==> flow/design.v <==
`timescale 1ns / 1ps
module conv (
input [4:0] stride,
input  conv_enable, 
output reg [18:0] address1 , address2, write_address,
output reg end_reach, full_conv_end, dot_sum_end,
input clk,
input reset,
input [9:0] w1 ,h1,w2,h2,
output reg [9:0] width, height
  );
reg [9:0] H1_index_outer , V1_index_outer ;
reg [5:0]	v1_index_inner , h1_index_inner ;
reg dot_sum_start ;
always @ (posedge clk) begin	 
		if (reset) begin
			H1_index_outer = 0;
			V1_index_outer = 0;
			v1_index_inner = 0;
			h1_index_inner = 0;
			address1 = 0;
			address2 = 0;
			write_address = 0;
			end_reach = 0;
			dot_sum_end = 0;
			dot_sum_start = 1;
			full_conv_end = 0;
			width = 0;
			height = 0;
		end
		else if (conv_enable) begin
				if (dot_sum_start) begin
						v1_index_inner = 0;
						h1_index_inner = 0;
						dot_sum_start = 0;
						dot_sum_end =0;
				end	
				if (!full_conv_end) begin
					address1 = address1 + 2'b01;
					h1_index_inner = h1_index_inner + 2'b01 ;
					if (h1_index_inner == w2) begin			 
						v1_index_inner = v1_index_inner + 1;
						h1_index_inner = 6'b0;								
						address1 = (v1_index_inner + V1_index_outer )* w1 + H1_index_outer;
					end	
					if (v1_index_inner == h2) begin			 
						H1_index_outer = H1_index_outer + stride;
						address1 = V1_index_outer * w1 + H1_index_outer ;
						dot_sum_start = 1;
						dot_sum_end =1;
						v1_index_inner = 6'b0;
					end
					if ((H1_index_outer + w2) > w1	) begin		 
						width = H1_index_outer;
						dot_sum_start = 1;
						V1_index_outer = V1_index_outer + stride;
						H1_index_outer = 10'b0000000000;
						address1 = V1_index_outer * w1;
					end
					if (address1 == h1*w1 ) 		full_conv_end = 1;		 
					if ((address1 + 1) == h1*w1 ) 		height = V1_index_outer + 1;
					address2 = v1_index_inner*w2 + h1_index_inner;
					if (dot_sum_start)	write_address	= write_address + 1;
				end
		end
    end
endmodule 
# Step by step through the tools: conv
# Tool output for the design above, in the order of the flow.
# Line numbers count from 1 in the design file above.
# Operators: Yosys type, input widths -> output width; for muxes data width and select width s.
# Not given: --
[setup]
top = "conv"
clock_port = "clk"
cell_library = "sky130hd"
lib_corner = "tt_025C_1v80"

# Word level
# Counts by Yosys on the flattened word-level netlist (proc, flatten, opt, wreduce; memories kept). Register bits leave out memories and registers merged into their read ports (data or address). Print and check cells are left out.
[op_classes]
multipliers = 6
n_eq = 4
logic = 1
n_mux = 46
compare = 1
n_reduce_logical = 4
addsub = 13
[op_table]
columns = ["operator", "count"]
rows = [
  ["$mul 10x10->19", 3],
  ["$mul 10x10->20", 1],
  ["$mul 11x10->19", 1],
  ["$mux 6", 20],
  ["$mux 19", 6],
  ["$mul 6x10->16", 1],
  ["$mux 10", 9],
  ["$add 19x1->19 const B", 2],
  ["$add 19x10->19", 2],
  ["$add 10x5->10", 2],
  ["$add 19x1->20 const B", 1],
  ["$eq 20x20->1", 1],
  ["$eq 6x10->1", 2],
  ["$eq 19x19->1", 1],
  ["$add 16x6->17", 1],
  ["$add 6x1->6 const B", 2],
  ["$add 6x10->11", 1],
  ["$mux 1", 11],
  ["$add 10x1->10 const B", 1],
  ["$add 10x10->10", 1],
  ["$gt 10x10->1", 1],
  ["$reduce_and 3->1", 3],
  ["$reduce_and 2->1", 1],
  ["$not 1->1", 1],
]
[word_totals]
in_bits = 48
ff_bits = 112

# Logic depth
# Longest topological path by Yosys (ltp), each cell counted once; first at word level (registers and memories cut), then after technology mapping (sequential cells cut; the memories' decode and read muxes count).
[logic_depth]
word_depth = 23
ABC_AREA = 0
depth_mapped = 53
depth_no_buf = 42

# Mapped cells and area
# The flow's flattened synthesis, as Yosys stat reports it; memories are mapped. The netlist is that of the ABC_AREA named above (0 if unset); the other value can give another one.
[by_type]
columns = ["cell_type", "count", "area_total_um2"]
rows = [
  ["sky130_fd_sc_hd__fa_1", 313, 6266.01],
  ["sky130_fd_sc_hd__ha_1", 296, 3.7E+03],
  ["sky130_fd_sc_hd__dfxtp_1", 110, 2.2E+03],
  ["sky130_fd_sc_hd__inv_1", 437, 1.64E+03],
  ["sky130_fd_sc_hd__and2_1", 239, 1.5E+03],
  ["sky130_fd_sc_hd__nand2_1", 358, 1.34E+03],
  ["sky130_fd_sc_hd__xnor2_1", 137, 1.2E+03],
  ["sky130_fd_sc_hd__nor2_1", 210, 788.256],
  ["sky130_fd_sc_hd__xor2_1", 79, 691.914],
  ["sky130_fd_sc_hd__a21oi_1", 129, 645.619],
  ["sky130_fd_sc_hd__clkbuf_1", 100, 375.36],
  ["sky130_fd_sc_hd__mux2i_1", 29, 290.278],
  ["sky130_fd_sc_hd__o21ai_0", 56, 280.269],
  ["sky130_fd_sc_hd__a21o_1", 28, 210.202],
  ["sky130_fd_sc_hd__o21bai_1", 28, 210.202],
  ["sky130_fd_sc_hd__nand3_1", 41, 205.197],
  ["sky130_fd_sc_hd__nor3_1", 40, 200.192],
  ["sky130_fd_sc_hd__a211oi_1", 25, 187.68],
]
# Not listed: further types 68, cells in them 283.
[mapped]
flip_flops = 110
yosys_area_um2 = 24113.1
seq_area_um2 = 2202.1
stdcells = 2938

# Path before layout
# Path of least setup slack by OpenSTA after synthesis, without wires, with an ideal clock, recovery checks aside; 20% of the period is set as input and as output delay. Where synthesis merged equal registers, the netlist keeps one of their names.
[synth_timing]
path_type = "input-to-reg"
startpoint = "input w2[5]"
endpoint = "register height[0]"
n_path_buf = 7
arrival_ns = 9.954
path_slack_ns = 0.922
required_ns = 10.876
driving_pins = 44
path_delay_ns = 7.878
setup_ns = 0.124
tclk_ns = 11.0
period_less_setup_slack_ns = 10.078
# "path_delay_ns" = arrival - input delay + setup time.
# "driving_pins" counts driving pins, that of a launching flip-flop among them; a cell with two outputs on the path counts twice.
# "period_less_setup_slack_ns" is the clock period less the worst setup slack; recovery checks do not enter. This is arithmetic on one report: input and output delays are still those of the set period (20% each).
# Between the ends stands the longest chain of elaborated cells between them, by number of cells; it is not shown to be the way that was timed. Of several equally long chains one is given.
# Each line given opens the expression or statement behind the cell; cells for indexed reads and writes are added by Yosys, which also makes memories of some case tables.
[synth_between]
cell_sequence = "sky130_fd_sc_hd__clkbuf_1 sky130_fd_sc_hd__nand2b_1 sky130_fd_sc_hd__or4_4 sky130_fd_sc_hd__a21o_1 sky130_fd_sc_hd__a2111oi_4 sky130_fd_sc_hd__o21ai_1 sky130_fd_sc_hd__nor2_1 sky130_fd_sc_hd__buf_4 sky130_fd_sc_hd__buf_4 sky130_fd_sc_hd__mux2i_1 sky130_fd_sc_hd__inv_1 sky130_fd_sc_hd__ha_1 sky130_fd_sc_hd__a21o_1 sky130_fd_sc_hd__a21oi_1 sky130_fd_sc_hd__o21bai_1 sky130_fd_sc_hd__a21oi_1 sky130_fd_sc_hd__o21bai_1 sky130_fd_sc_hd__a21oi_1 [8 not listed] sky130_fd_sc_hd__o211ai_1 sky130_fd_sc_hd__and2_1 sky130_fd_sc_hd__buf_6 sky130_fd_sc_hd__clkbuf_1 sky130_fd_sc_hd__clkbuf_1 sky130_fd_sc_hd__nand3_1 sky130_fd_sc_hd__o31a_1 sky130_fd_sc_hd__inv_1 sky130_fd_sc_hd__ha_1 sky130_fd_sc_hd__inv_1 sky130_fd_sc_hd__or4_4 sky130_fd_sc_hd__xnor2_1 sky130_fd_sc_hd__a31oi_1 sky130_fd_sc_hd__a2111oi_2 sky130_fd_sc_hd__o2111ai_1 sky130_fd_sc_hd__buf_6 sky130_fd_sc_hd__mux2i_1 sky130_fd_sc_hd__nor2_1"
elab_chain_len = 19
cells_between = 26
lines_between = 7
classes_between = "add/sub: 3; compare: 1; eq/ne: 3; mux: 18; reduce/logical: 1"
[synth_lines]
columns = ["element", "line_no", "text"]
rows = [
  ["start: declaration", 9, "input [9:0] w1 ,h1,w2,h2,"],
  ["$eq 6x10->1", 41, "if (h1_index_inner == w2) begin"],
  ["$mux 6", 41, ""],
  ["$mux 6", 38, "if (!full_conv_end) begin"],
  ["$mux 6", 31, "else if (conv_enable) begin"],
  ["$mux 6", 16, "if (reset) begin"],
  ["$eq 6x10->1", 46, "if (v1_index_inner == h2) begin"],
  ["$mux 10", 46, ""],
  ["[5 not listed]", "--", ""],
  ["$mux 19", 53, "if ((H1_index_outer + w2) > w1 ) begin"],
  ["$mux 19", 38, ""],
  ["$mux 19", 31, ""],
  ["$mux 19", 16, ""],
  ["$add 19x1->20", 61, "if ((address1 + 1) == h1*w1 ) height = V1_index_outer + 1;"],
  ["$eq 20x20->1", 61, ""],
  ["$reduce_and 3->1", "--", ""],
  ["end: assignment", 29, "height = 0;"],
  ["end: assignment", 61, ""],
  ["end: declaration", 10, "output reg [9:0] width, height"],
]

# Path in the finished layout
# From the final timing report of entry C: the path of least setup slack in the routed layout; clock arrival at registers is part of the times.
[layout_timing]
path_type = "input-to-reg"
startpoint = "input stride[1]"
endpoint = "register height[9]"
n_path_buf = 1
tclk_ns = 18.7
setup_ns = 0.13
driving_pins = 29
path_slack_ns = 5.21
required_ns = 18.96
arrival_ns = 13.75
# Between the ends stands the longest chain of elaborated cells between them, by number of cells; it is not shown to be the way that was timed. Of several equally long chains one is given.
[layout_between]
cell_sequence = "sky130_fd_sc_hd__clkdlybuf4s50_1 sky130_fd_sc_hd__ha_1 sky130_fd_sc_hd__a21o_1 sky130_fd_sc_hd__a21oi_1 sky130_fd_sc_hd__o21bai_1 sky130_fd_sc_hd__a21oi_1 sky130_fd_sc_hd__nor2_1 sky130_fd_sc_hd__xor2_1 sky130_fd_sc_hd__nand2_1 sky130_fd_sc_hd__fa_1 sky130_fd_sc_hd__fa_1 sky130_fd_sc_hd__fa_1 sky130_fd_sc_hd__fa_1 sky130_fd_sc_hd__inv_1 sky130_fd_sc_hd__fa_1 sky130_fd_sc_hd__ha_1 sky130_fd_sc_hd__o21ai_0 sky130_fd_sc_hd__o21bai_1 sky130_fd_sc_hd__a211oi_1 sky130_fd_sc_hd__o21ai_0 sky130_fd_sc_hd__a21boi_0 sky130_fd_sc_hd__o2111ai_1 sky130_fd_sc_hd__or2_1 sky130_fd_sc_hd__a2111oi_1 sky130_fd_sc_hd__a311oi_1 sky130_fd_sc_hd__nor4_1 sky130_fd_sc_hd__o2111ai_2 sky130_fd_sc_hd__mux2i_1 sky130_fd_sc_hd__nor2_1"
elab_chain_len = 14
cells_between = 23
lines_between = 10
classes_between = "add/sub: 6; mul: 1; compare: 1; eq/ne: 1; mux: 13; reduce/logical: 1"
[layout_lines]
columns = ["element", "line_no", "text"]
rows = [
  ["start: declaration", 3, "input [4:0] stride,"],
  ["$add 10x5->10", 47, "H1_index_outer = H1_index_outer + stride;"],
  ["$mux 10", 46, "if (v1_index_inner == h2) begin"],
  ["$mux 10", 38, "if (!full_conv_end) begin"],
  ["$mux 10", 31, "else if (conv_enable) begin"],
  ["$mux 10", 16, "if (reset) begin"],
  ["$add 10x10->10", 53, "if ((H1_index_outer + w2) > w1 ) begin"],
  ["$gt 10x10->1", 53, ""],
  ["$mux 19", 53, ""],
  ["$mux 19", 38, ""],
  ["$mux 19", 31, ""],
  ["$mux 19", 16, ""],
  ["$add 19x1->20", 61, "if ((address1 + 1) == h1*w1 ) height = V1_index_outer + 1;"],
  ["$eq 20x20->1", 61, ""],
  ["$reduce_and 3->1", "--", ""],
  ["end: assignment", 29, "height = 0;"],
  ["end: assignment", 61, ""],
  ["end: declaration", 10, "output reg [9:0] width, height"],
]

# Design conv on sky130hd. What follows are 3 stored runs of the flow, each under its own settings; their order means nothing. The constraints put input and output delay at 20% of the set period each and load the outputs with 0.01 pF.
# "period_less_ws_ns" means the clock period less the worst setup slack. The figure is calculated, with input and output delays left at 20% of the set period.
# "worst_setup_path_time_ns": the worst setup path's part of the clock period (all of it between registers, 20% less for each end at a port) less its slack. A launch clock that arrives late makes it longer, a capture clock that arrives late makes it shorter.
# By "power_w" is meant OpenSTA's value without simulated activity: inputs other than the clock are taken to toggle once in ten clock periods, and the tool carries that through the logic.

[[run]]
name = "entry A"
[run.settings]
CAP_MARGIN = 20
CELL_PAD_IN_SITES_DETAIL_PLACEMENT = 1
CELL_PAD_IN_SITES_GLOBAL_PLACEMENT = 1
CORE_ASPECT_RATIO = 0.73
CORE_MARGIN = 4
CORE_UTILIZATION = 52
CTS_CLUSTER_DIAMETER = 361
CTS_CLUSTER_SIZE = 21
GPL_ROUTABILITY_DRIVEN = 1
GPL_TIMING_DRIVEN = 1
HOLD_SLACK_MARGIN = -0.1
PLACE_DENSITY = 0.52
TNS_END_PERCENT = 85
period_ns = 7.38
SLEW_MARGIN = 20
[run.results]
outcome = "stopped before the end: clock tree synthesis reported DPL-0033"

[[run]]
name = "entry B"
[run.settings]
CAP_MARGIN = 20
CELL_PAD_IN_SITES_DETAIL_PLACEMENT = 1
CELL_PAD_IN_SITES_GLOBAL_PLACEMENT = 1
CORE_ASPECT_RATIO = 0.73
CORE_UTILIZATION = 52
CTS_CLUSTER_DIAMETER = 192
CTS_CLUSTER_SIZE = 21
GPL_TIMING_DRIVEN = 1
HOLD_SLACK_MARGIN = -0.1
PLACE_DENSITY = 0.52
TNS_END_PERCENT = 35
period_ns = 7.38
CORE_MARGIN = 2
SLEW_MARGIN = 20
[run.results]
outcome = "stopped before the end: clock tree synthesis reported DPL-0033"

[[run]]
name = "entry C"
[run.settings]
CAP_MARGIN = 10
CELL_PAD_IN_SITES_DETAIL_PLACEMENT = 0
CORE_ASPECT_RATIO = 1.32
CORE_UTILIZATION = 48
GPL_TIMING_DRIVEN = 1
MIN_ROUTING_LAYER = "met1"
PLACE_DENSITY = 0.67
SETUP_SLACK_MARGIN = -1.59
SLEW_MARGIN = 30
TNS_END_PERCENT = 50
period_ns = 18.7
CORE_MARGIN = 2
[run.results]
post_route_stdcell_area_um2 = 26279.0
tns_setup_ns = 0.000
finish.utilization_pct = 52.8
die_area_um2 = 52061.4
setup_worst_slack_ns = 5.210
ws_hold_ns = 0.456
worst_setup_path_time_ns = 9.75
critical_path_kind = "input-to-reg"
period_less_ws_ns = 13.490
yosys.chip_area_um2 = 24113.1
power_w = 0.001877
